==> flow/design.v <==
module timer_peripheral (
    input wire clk,
    input wire reset_n,
    input wire [15:0] addr,
    input wire [31:0] data_in,
    output reg [31:0] data_out,
    input wire write_enable,
    input wire read_enable,
    output reg interrupt,
    input wire interrupt_ack,
    output wire ready,
    output wire [7:0] timer_count
);
    reg [7:0] count_reg;
    reg [7:0] load_value;
    reg timer_enable;
    reg interrupt_enable;
    reg interrupt_flag;
    reg [15:0] prescaler;
    reg [15:0] prescaler_counter;
    localparam TIMER_COUNT_REG = 16'h0000;   
    localparam TIMER_LOAD_REG  = 16'h0004;   
    localparam TIMER_CTRL_REG  = 16'h0008;   
    localparam TIMER_CLEAR_REG = 16'h000C;   
    localparam TIMER_STATUS_REG = 16'h0010;  
    assign ready = 1'b1;
    assign timer_count = count_reg;
    always @(posedge clk or negedge reset_n) begin
        if (!reset_n) begin
            count_reg <= 8'h0F;            
            load_value <= 8'h0F;
            timer_enable <= 1'b1;          
            interrupt_enable <= 1'b1;      
            interrupt_flag <= 1'b0;
            prescaler <= 16'h00FF;         
            prescaler_counter <= 16'h0000;
            interrupt <= 1'b0;
            data_out <= 32'h00000000;
        end else begin
            if (timer_enable) begin
                if (prescaler_counter >= prescaler) begin
                    prescaler_counter <= 16'h0000;
                    if (count_reg == 8'h00) begin
                        interrupt_flag <= 1'b1;
                        if (interrupt_enable) begin
                            interrupt <= 1'b1;
                        end
                        count_reg <= load_value;  
                    end else begin
                        count_reg <= count_reg - 1'b1;
                    end
                end else begin
                    prescaler_counter <= prescaler_counter + 1'b1;
                end
            end
            if (interrupt_ack) begin
                interrupt <= 1'b0;
                interrupt_flag <= 1'b0;
            end
            if (read_enable) begin
                case (addr)
                    TIMER_COUNT_REG: begin
                        data_out <= {24'h000000, count_reg};
                    end
                    TIMER_LOAD_REG: begin
                        data_out <= {24'h000000, load_value};
                    end
                    TIMER_CTRL_REG: begin
                        data_out <= {30'h00000000, interrupt_enable, timer_enable};
                    end
                    TIMER_STATUS_REG: begin
                        data_out <= {31'h00000000, interrupt_flag};
                    end
                    default: begin
                        data_out <= 32'h00000000;
                    end
                endcase
            end else if (write_enable) begin
                case (addr)
                    TIMER_LOAD_REG: begin
                        load_value <= data_in[7:0];
                    end
                    TIMER_CTRL_REG: begin
                        timer_enable <= data_in[0];
                        interrupt_enable <= data_in[1];
                    end
                    TIMER_CLEAR_REG: begin
                        if (data_in[0]) begin
                            interrupt <= 1'b0;
                            interrupt_flag <= 1'b0;
                        end
                    end
                    default: begin
                    end
                endcase
                data_out <= 32'h00000000;
            end else begin
                data_out <= 32'h00000000;
            end
        end
    end
endmodule
module led_gpio_peripheral (
    input wire clk,
    input wire reset_n,
    input wire [15:0] addr,
    input wire [31:0] data_in,
    output reg [31:0] data_out,
    input wire write_enable,
    input wire read_enable,
    output reg [7:0] led_out,
    output wire ready
);
    reg [7:0] led_data_reg;
    reg [7:0] led_direction_reg;   
    reg [7:0] led_input_reg;       
    localparam LED_DATA_REG = 16'h0000;       
    localparam LED_DIR_REG  = 16'h0004;       
    localparam LED_INPUT_REG = 16'h0008;      
    assign ready = 1'b1;
    always @(posedge clk or negedge reset_n) begin
        if (!reset_n) begin
            led_data_reg <= 8'h00;
            led_direction_reg <= 8'hFF;     
            led_out <= 8'h00;
            data_out <= 32'h00000000;
            led_input_reg <= 8'h00;
        end else begin
            led_out <= led_data_reg & led_direction_reg;
            if (read_enable) begin
                case (addr)
                    LED_DATA_REG: begin
                        data_out <= {24'h000000, led_data_reg};
                    end
                    LED_DIR_REG: begin
                        data_out <= {24'h000000, led_direction_reg};
                    end
                    LED_INPUT_REG: begin
                        data_out <= {24'h000000, led_out};
                    end
                    default: begin
                        data_out <= 32'h00000000;
                    end
                endcase
            end else if (write_enable) begin
                case (addr)
                    LED_DATA_REG: begin
                        led_data_reg <= data_in[7:0];
                    end
                    LED_DIR_REG: begin
                        led_direction_reg <= data_in[7:0];
                    end
                    default: begin
                    end
                endcase
                data_out <= 32'h00000000;
            end else begin
                data_out <= 32'h00000000;
            end
        end
    end
endmodule
module memory_peripheral (
    input wire clk,
    input wire reset_n,
    input wire [15:0] addr,
    input wire [31:0] data_in,
    output reg [31:0] data_out,
    input wire write_enable,
    input wire read_enable,
    output wire ready
);
    reg [31:0] ram_memory [0:63];
    reg [5:0] ram_addr;
    integer i;   
    assign ready = 1'b1;
    always @(*) begin
        ram_addr = addr[7:2];   
    end
    always @(posedge clk or negedge reset_n) begin
        if (!reset_n) begin
            data_out <= 32'h00000000;
            for (i = 0; i < 64; i = i + 1) begin
                ram_memory[i] <= 32'h00000000;
            end
        end else begin
            if (write_enable) begin
                ram_memory[ram_addr] <= data_in;
                data_out <= 32'h00000000;   
            end else if (read_enable) begin
                data_out <= ram_memory[ram_addr];
            end else begin
                data_out <= 32'h00000000;
            end
        end
    end
    wire [31:0] mem_loc_0 = ram_memory[0];
    wire [31:0] mem_loc_1 = ram_memory[1];
    wire [31:0] mem_loc_2 = ram_memory[2];
    wire [31:0] mem_loc_3 = ram_memory[3];
endmodule
module soc_top (
    input wire clk,
    input wire reset_n,
    input wire [31:0] cpu_addr,
    input wire [31:0] cpu_data_out,
    input wire cpu_write_enable,
    input wire cpu_read_enable,
    input wire cpu_interrupt_ack,
    output wire [31:0] cpu_data_in,
    output wire [7:0] led_out,
    output wire timer_interrupt,
    output wire [7:0] timer_count,
    output wire [31:0] ram_data_out,
    output wire [7:0] ram_addr_debug
);
    wire timer_select;
    wire led_select;
    wire ram_select;
    wire [31:0] timer_data_out;
    wire timer_ready;
    wire [31:0] led_data_out;
    wire led_ready;
    wire [31:0] ram_data_out_int;
    wire ram_ready;
    assign timer_select = (cpu_addr[31:16] == 16'h4000);   
    assign led_select   = (cpu_addr[31:16] == 16'h4001);   
    assign ram_select   = (cpu_addr[31:16] == 16'h2000);   
    assign cpu_data_in = timer_select ? timer_data_out :
                        led_select   ? led_data_out :
                        ram_select   ? ram_data_out_int :
                        32'h00000000;
    timer_peripheral timer_inst (
        .clk(clk),
        .reset_n(reset_n),
        .addr(cpu_addr[15:0]),
        .data_in(cpu_data_out),
        .data_out(timer_data_out),
        .write_enable(cpu_write_enable & timer_select),
        .read_enable(cpu_read_enable & timer_select),
        .interrupt(timer_interrupt),
        .interrupt_ack(cpu_interrupt_ack),
        .ready(timer_ready),
        .timer_count(timer_count)
    );
    led_gpio_peripheral led_inst (
        .clk(clk),
        .reset_n(reset_n),
        .addr(cpu_addr[15:0]),
        .data_in(cpu_data_out),
        .data_out(led_data_out),
        .write_enable(cpu_write_enable & led_select),
        .read_enable(cpu_read_enable & led_select),
        .led_out(led_out),
        .ready(led_ready)
    );
    memory_peripheral ram_inst (
        .clk(clk),
        .reset_n(reset_n),
        .addr(cpu_addr[15:0]),
        .data_in(cpu_data_out),
        .data_out(ram_data_out_int),
        .write_enable(cpu_write_enable & ram_select),
        .read_enable(cpu_read_enable & ram_select),
        .ready(ram_ready)
    );
    assign ram_data_out = ram_data_out_int;
    assign ram_addr_debug = cpu_addr[7:0];
endmodule
--- tool output ---
Reports on soc_top
Each step is given for the RTL above and for the edited RTL.
"unedited" refers to lines of the RTL above, "edited" to lines of the edited file.
"difference" is "edited" less "unedited", of the values as shown; "rel. change" is that difference over "unedited", in percent.
Operators: Yosys type, input widths -> output width; for muxes data width and select width s.
Cell names lack the library's common part.
A cell with n/a has no value.
- top: soc_top
- clock: clk
- standard-cell library: sky130hd
- timing corner: tt_025C_1v80

The edit
Unified diff, file above to edited file.
The edited RTL no longer does the same as the RTL above: the edit was made by script, with no optimisation intended.
begin of diff
@@ -208,5 +208,5 @@
     input wire cpu_read_enable,
     input wire cpu_interrupt_ack,
-    output wire [31:0] cpu_data_in,
+    output wire [31:0] cpu_data_in_ext,
     output wire [7:0] led_out,
     output wire timer_interrupt,
@@ -215,4 +215,8 @@
     output wire [7:0] ram_addr_debug
 );
+    wire [31:0] cpu_data_in;
+    reg [31:0] cpu_data_in_dly;
+    always @(posedge clk) cpu_data_in_dly <= cpu_data_in;
+    assign cpu_data_in_ext = cpu_data_in_dly;
     wire timer_select;
     wire led_select;
end of diff

Word-level counts
Source: Yosys, flattened and elaborated. Widths are those after wreduce. Registers that Yosys merges into a memory's read port (data or address) are not register bits. Print and check cells do not count. Equal cells are merged and count once.
- storage and ports (element ; unedited ; edited ; difference ; rel. change (%)):
    word-level cells ; 260 ; 261 ; +1 ; +0.38
    output and inout port bits ; 89 ; 89 ; 0 ; 0.00
    flip-flop bits (word level) ; 2204 ; 2236 ; +32 ; +1.45
- operators by class (element ; unedited ; edited ; difference ; rel. change (%)):
    eq/ne operators ; 70 ; 70 ; 0 ; 0.00
    reductions and logical operators ; 72 ; 72 ; 0 ; 0.00
    bitwise logic cells ; 9 ; 9 ; 0 ; 0.00
    mux-type cells ; 29 ; 29 ; 0 ; 0.00
    add/sub/neg operators ; 2 ; 2 ; 0 ; 0.00
    magnitude comparators ; 1 ; 1 ; 0 ; 0.00
Unchanged operator kinds not shown: 29.

Depth
Longest topological path by Yosys (ltp), each cell counted once; first at word level (registers and memories cut), then after technology mapping (sequential cells cut; the memories' decode and read muxes count).
- depth (element ; unedited ; edited ; difference ; rel. change (%)):
    depth in word-level cells ; 9 ; 9 ; 0 ; 0.00
    ABC_AREA ; 0 ; 0 ; n/a ; n/a
    mapped depth ; 11 ; 11 ; 0 ; 0.00

After synthesis
Yosys stat after the flow's synthesis: flattened, memories mapped to cells. It holds for the ABC_AREA given above (unset counts as 0); a run with the other value may have another netlist.
- cells by type (cell ; unedited ; edited ; difference ; rel. change (%)):
    mux2_2 ; 275 ; 1444 ; +1169 ; +425.09
    mux2_1 ; 1800 ; 670 ; -1130 ; -62.78
    a22oi_1 ; 790 ; 678 ; -112 ; -14.18
    clkbuf_1 ; 354 ; 407 ; +53 ; +14.97
    a22o_1 ; 22 ; 71 ; +49 ; +222.73
    and2_1 ; 82 ; 38 ; -44 ; -53.66
    nor3_1 ; 19 ; 62 ; +43 ; +226.32
    nand4_1 ; 170 ; 128 ; -42 ; -24.71
    nor2_1 ; 56 ; 96 ; +40 ; +71.43
    a2bb2oi_1 ; 47 ; 8 ; -39 ; -82.98
    buf_2 ; 253 ; 220 ; -33 ; -13.04
    nand2_1 ; 103 ; 135 ; +32 ; +31.07
    dfxtp_1 ; 0 ; 32 ; +32 ; n/a
    a32oi_1 ; 3 ; 29 ; +26 ; +866.67
    and3_1 ; 136 ; 161 ; +25 ; +18.38
    buf_1 ; 76 ; 53 ; -23 ; -30.26
    nand3_1 ; 78 ; 98 ; +20 ; +25.64
    a21oi_1 ; 60 ; 78 ; +18 ; +30.00
Unchanged cell types not shown: 9.
Not every row of either side is listed.
- synthesis totals (element ; unedited ; edited ; difference ; rel. change (%)):
    mapped cells ; 6860 ; 7036 ; +176 ; +2.57
    buffers ; 700 ; 695 ; -5 ; -0.71
    flip-flop cells ; 2156 ; 2188 ; +32 ; +1.48
    chip area (Yosys) (mm^2) ; 0.0936035 ; 0.0950762 ; +0.0014727 ; +1.57
By module: a second synthesis without flattening, with its own total; a netlist apart from the flattened one above.
- unflattened totals (element ; unedited ; edited ; difference ; rel. change (%)):
    cell total of the unflattened synthesis ; 7106 ; 7133 ; +27 ; +0.38
    area (unflattened synthesis) (mm^2) ; 0.0957118 ; 0.0964375 ; +0.0007257 ; +0.76
Each row is one instance without its submodules.
- by module, unedited (module ; times used ; sequential area (mm^2) ; area (mm^2) ; cells):
    memory_peripheral ; 1 ; 0.0520499 ; 0.0908158 ; 6595
    timer_peripheral ; 1 ; 0.0011136 ; 0.0023122 ; 231
    led_gpio_peripheral ; 1 ; 0.0008108 ; 0.0015615 ; 133
    soc_top ; 1 ; 0 ; 0.0010222 ; 147
- by module, edited (module ; times used ; sequential area (mm^2) ; area (mm^2) ; cells):
    memory_peripheral ; 1 ; 0.0520499 ; 0.0908158 ; 6595
    timer_peripheral ; 1 ; 0.0011136 ; 0.0023447 ; 237
    soc_top ; 1 ; 0.0006406 ; 0.0017154 ; 168
    led_gpio_peripheral ; 1 ; 0.0008108 ; 0.0015615 ; 133

Timing after synthesis
Source: OpenSTA report_checks on the synthesized netlist (no wires, ideal clock, input and output delay 20% of the period each), path of least setup slack; recovery checks are left aside. Register names are those of the netlist, which keeps one name where synthesis merged equal registers.
- timing post-synthesis (element ; unedited ; edited ; difference ; rel. change (%)):
    kind ; input -> output ; input -> register ; n/a ; n/a
    start ; in cpu_addr[22] ; in cpu_addr[4] ; n/a ; n/a
    end ; out cpu_data_in[2] ; reg led_inst.led_data_reg[0] ; n/a ; n/a
    stages on the path ; 6 ; 8 ; +2 ; +33.33
    clock period (ps) ; 10000 ; 10000 ; 0 ; 0.00
    data arrival time (ps) ; 3355 ; 4027 ; +672 ; +20.03
    launch time at the first pin (ps) ; 2000 ; 2000 ; 0 ; 0.00
    external output delay (ps) ; 2000 ; n/a ; n/a ; n/a
    delay of the path (ps) ; 1355 ; 2152 ; +797 ; +58.82
    path slack (ps) ; 4645 ; 5849 ; +1204 ; n/a
    setup time (ps) ; n/a ; 125 ; n/a ; n/a
    data required time (ps) ; 8000 ; 9875 ; +1875 ; +23.44
    synthesis period reached (ps) ; 5355 ; 4151 ; -1204 ; -22.48
"delay of the path" is the arrival time less input delay plus setup time.
A path that ends at an output port has no setup time.
"stages on the path" counts driving pins, that of a launching flip-flop among them; a cell with two outputs on the path counts twice.
"synthesis period reached" = period - worst setup slack (recovery checks aside). The figure is calculated, with input and output delays left at 20% of the set period.
Between the ends stands the longest chain of elaborated cells between them, by number of cells; it is not shown to be the way that was timed. Of several equally long chains one is given.
A line is the first line of the expression or statement that the cell stems from. Yosys adds cells for indexed reads and writes and turns some case tables into memories.
Between the ends, post-synthesis, unedited:
- cells stage by stage: nor4_1 -> nand4b_1 -> nor4_4 -> clkbuf_1 -> a222oi_1 -> inv_1
- cells in the longest elaborated chain at 4
- elaborated cells on any way between the ends at 6
- RTL lines with such cells: 6
- classes of those cells: eq/ne: 3; mux: 3
- ends and longest elaborated chain, post-synthesis, unedited (element ; RTL line ; text):
    from (decl) ; 205 ; input wire [31:0] cpu_addr,
    $eq 16x14->1 ; 228 ; assign ram_select   = (cpu_addr[31:16] == 16'h2000);
    $mux 32 ; 231 ; ram_select   ? ram_data_out_int :
    $mux 32 ; 230 ; led_select   ? led_data_out :
    $mux 32 ; 229 ; assign cpu_data_in = timer_select ? timer_data_out :
    to (decl) ; 210 ; output wire [31:0] cpu_data_in,
Between the ends, post-synthesis, edited:
- cells stage by stage: clkbuf_1 -> buf_2 -> nor4_1 -> nand2_1 -> nor2_1 -> and4b_1 -> buf_2 -> mux2_2
- cells in the longest elaborated chain at 2
- elaborated cells on any way between the ends at 2
- classes of those cells: reduce/logical: 2
- ends and longest elaborated chain, post-synthesis, edited (element ; RTL line ; text):
    from (decl) ; 205 ; input wire [31:0] cpu_addr,
    $logic_not 16->1 ; 146 ; case (addr)
    $reduce_and 3->1 ; n/a ;
    to (assign) ; 123 ; led_data_reg <= 8'h00;
    to (assign) ; 148 ; led_data_reg <= data_in[7:0];
    to (decl) ; 114 ; reg [7:0] led_data_reg;

Worst path after layout
Path of least setup slack in the final report of each run of pair 1 (OpenROAD, finished layout, wires in). Where an end is a register, its clock arrival counts in the times.
The path's times are printed in steps of 10 ps; the period is the one set.
- timing after layout (element ; unedited ; edited ; difference ; rel. change (%)):
    kind ; input -> output ; input -> register ; n/a ; n/a
    start ; in cpu_addr[22] ; in cpu_addr[4] ; n/a ; n/a
    end ; out cpu_data_in[25] ; reg ram_inst.ram_memory[44][26] ; n/a ; n/a
    clock period (ps) ; 10000 ; 10000 ; 0 ; 0.00
    setup time (ps) ; n/a ; 120 ; n/a ; n/a
    launch time at the first pin (ps) ; 2000 ; 2000 ; 0 ; 0.00
    data arrival time (ps) ; 5250 ; 6750 ; +1500 ; +28.57
    stages on the path ; 7 ; 8 ; +1 ; +14.29
    data required time (ps) ; 8000 ; 10790 ; +2790 ; +34.88
    path slack (ps) ; 2750 ; 4040 ; +1290 ; n/a
    external output delay (ps) ; 2000 ; n/a ; n/a ; n/a
Between the ends stands the longest chain of elaborated cells between them, by number of cells; it is not shown to be the way that was timed. Of several equally long chains one is given.
Between the ends, after layout, unedited:
- cells stage by stage: clkdlybuf4s50_1 -> nor4_1 -> nand4b_1 -> nor4_4 -> buf_4 -> and2_1 -> clkdlybuf4s50_1
- cells in the longest elaborated chain at 4
- elaborated cells on any way between the ends at 6
- RTL lines with such cells: 6
- classes of those cells: eq/ne: 3; mux: 3
- ends and longest elaborated chain, after layout, unedited (element ; RTL line ; text):
    from (decl) ; 205 ; input wire [31:0] cpu_addr,
    $eq 16x14->1 ; 228 ; assign ram_select   = (cpu_addr[31:16] == 16'h2000);
    $mux 32 ; 231 ; ram_select   ? ram_data_out_int :
    $mux 32 ; 230 ; led_select   ? led_data_out :
    $mux 32 ; 229 ; assign cpu_data_in = timer_select ? timer_data_out :
    to (decl) ; 210 ; output wire [31:0] cpu_data_in,
Between the ends, after layout, edited:
- cells stage by stage: buf_4 -> buf_4 -> nand4bb_1 -> nor2_4 -> buf_4 -> nand2_4 -> buf_4 -> mux2_1
- cells in the longest elaborated chain at 2
- elaborated cells on any way between the ends at 2
- classes of those cells: eq/ne: 1; reduce/logical: 1
- ends and longest elaborated chain, after layout, edited (element ; RTL line ; text):
    from (decl) ; 205 ; input wire [31:0] cpu_addr,
    $eq 6x6->1 ; 188 ; ram_memory[ram_addr] <= data_in;
    $reduce_and 2->1 ; n/a ;
    to (assign) ; 184 ; ram_memory[i] <= 32'h00000000;
    to (assign) ; 188 ;
    to (decl) ; 173 ; reg [31:0] ram_memory [0:63];

Measured runs
Both versions went through the flow (Yosys, OpenROAD) with the same settings in each pair. Constraints: input delay and output delay 20% of the set period each, output load 0.01 pF.
Flow settings, pair 1:
- CORE_UTILIZATION at 35
- PLACE_DENSITY: 0.5
- period_ns at 10.0
- CAP_MARGIN at 20
- CORE_MARGIN at 2
- SLEW_MARGIN at 20
- measured results, pair 1 (element ; unedited ; edited ; difference ; rel. change (%)):
    standard-cell area of the final layout (mm^2) ; 0.106831 ; 0.109503 ; +0.002672 ; +2.50
    smallest setup slack (ps) ; 2753 ; 4039 ; +1286 ; n/a
    post-synthesis cell area (mm^2) ; 0.0936035 ; 0.0950762 ; +0.0014727 ; +1.57
    final worst hold slack (ps) ; 482 ; 460 ; -22 ; n/a
    die outline area (mm^2) ; 0.271592 ; 0.27583 ; +0.004238 ; +1.56
    reached clock period (ps) ; 7247 ; 5961 ; -1286 ; -17.75
Flow settings, pair 2:
- CELL_PAD_IN_SITES_GLOBAL_PLACEMENT at 3
- CORE_ASPECT_RATIO: 0.56
- CORE_UTILIZATION at 46
- MIN_ROUTING_LAYER: met1
- PLACE_DENSITY_LB_ADDON at 0.14
- TNS_END_PERCENT at 40
- period_ns at 6.01
- CAP_MARGIN at 20
- CORE_MARGIN at 2
- SLEW_MARGIN at 20
- measured results, pair 2 (element ; unedited ; edited ; difference ; rel. change (%)):
    standard-cell area of the final layout (mm^2) ; 0.106745 ; 0.109754 ; +0.003009 ; +2.82
    smallest setup slack (ps) ; 1052 ; 1211 ; +159 ; n/a
    post-synthesis cell area (mm^2) ; 0.0936035 ; 0.0950762 ; +0.0014727 ; +1.57
    die outline area (mm^2) ; 0.207262 ; 0.210496 ; +0.003234 ; +1.56
    reached clock period (ps) ; 4958 ; 4799 ; -159 ; -3.21
"reached clock period" means the clock period less the worst setup slack. The figure is calculated, with input and output delays left at 20% of the set period.
--- end ---
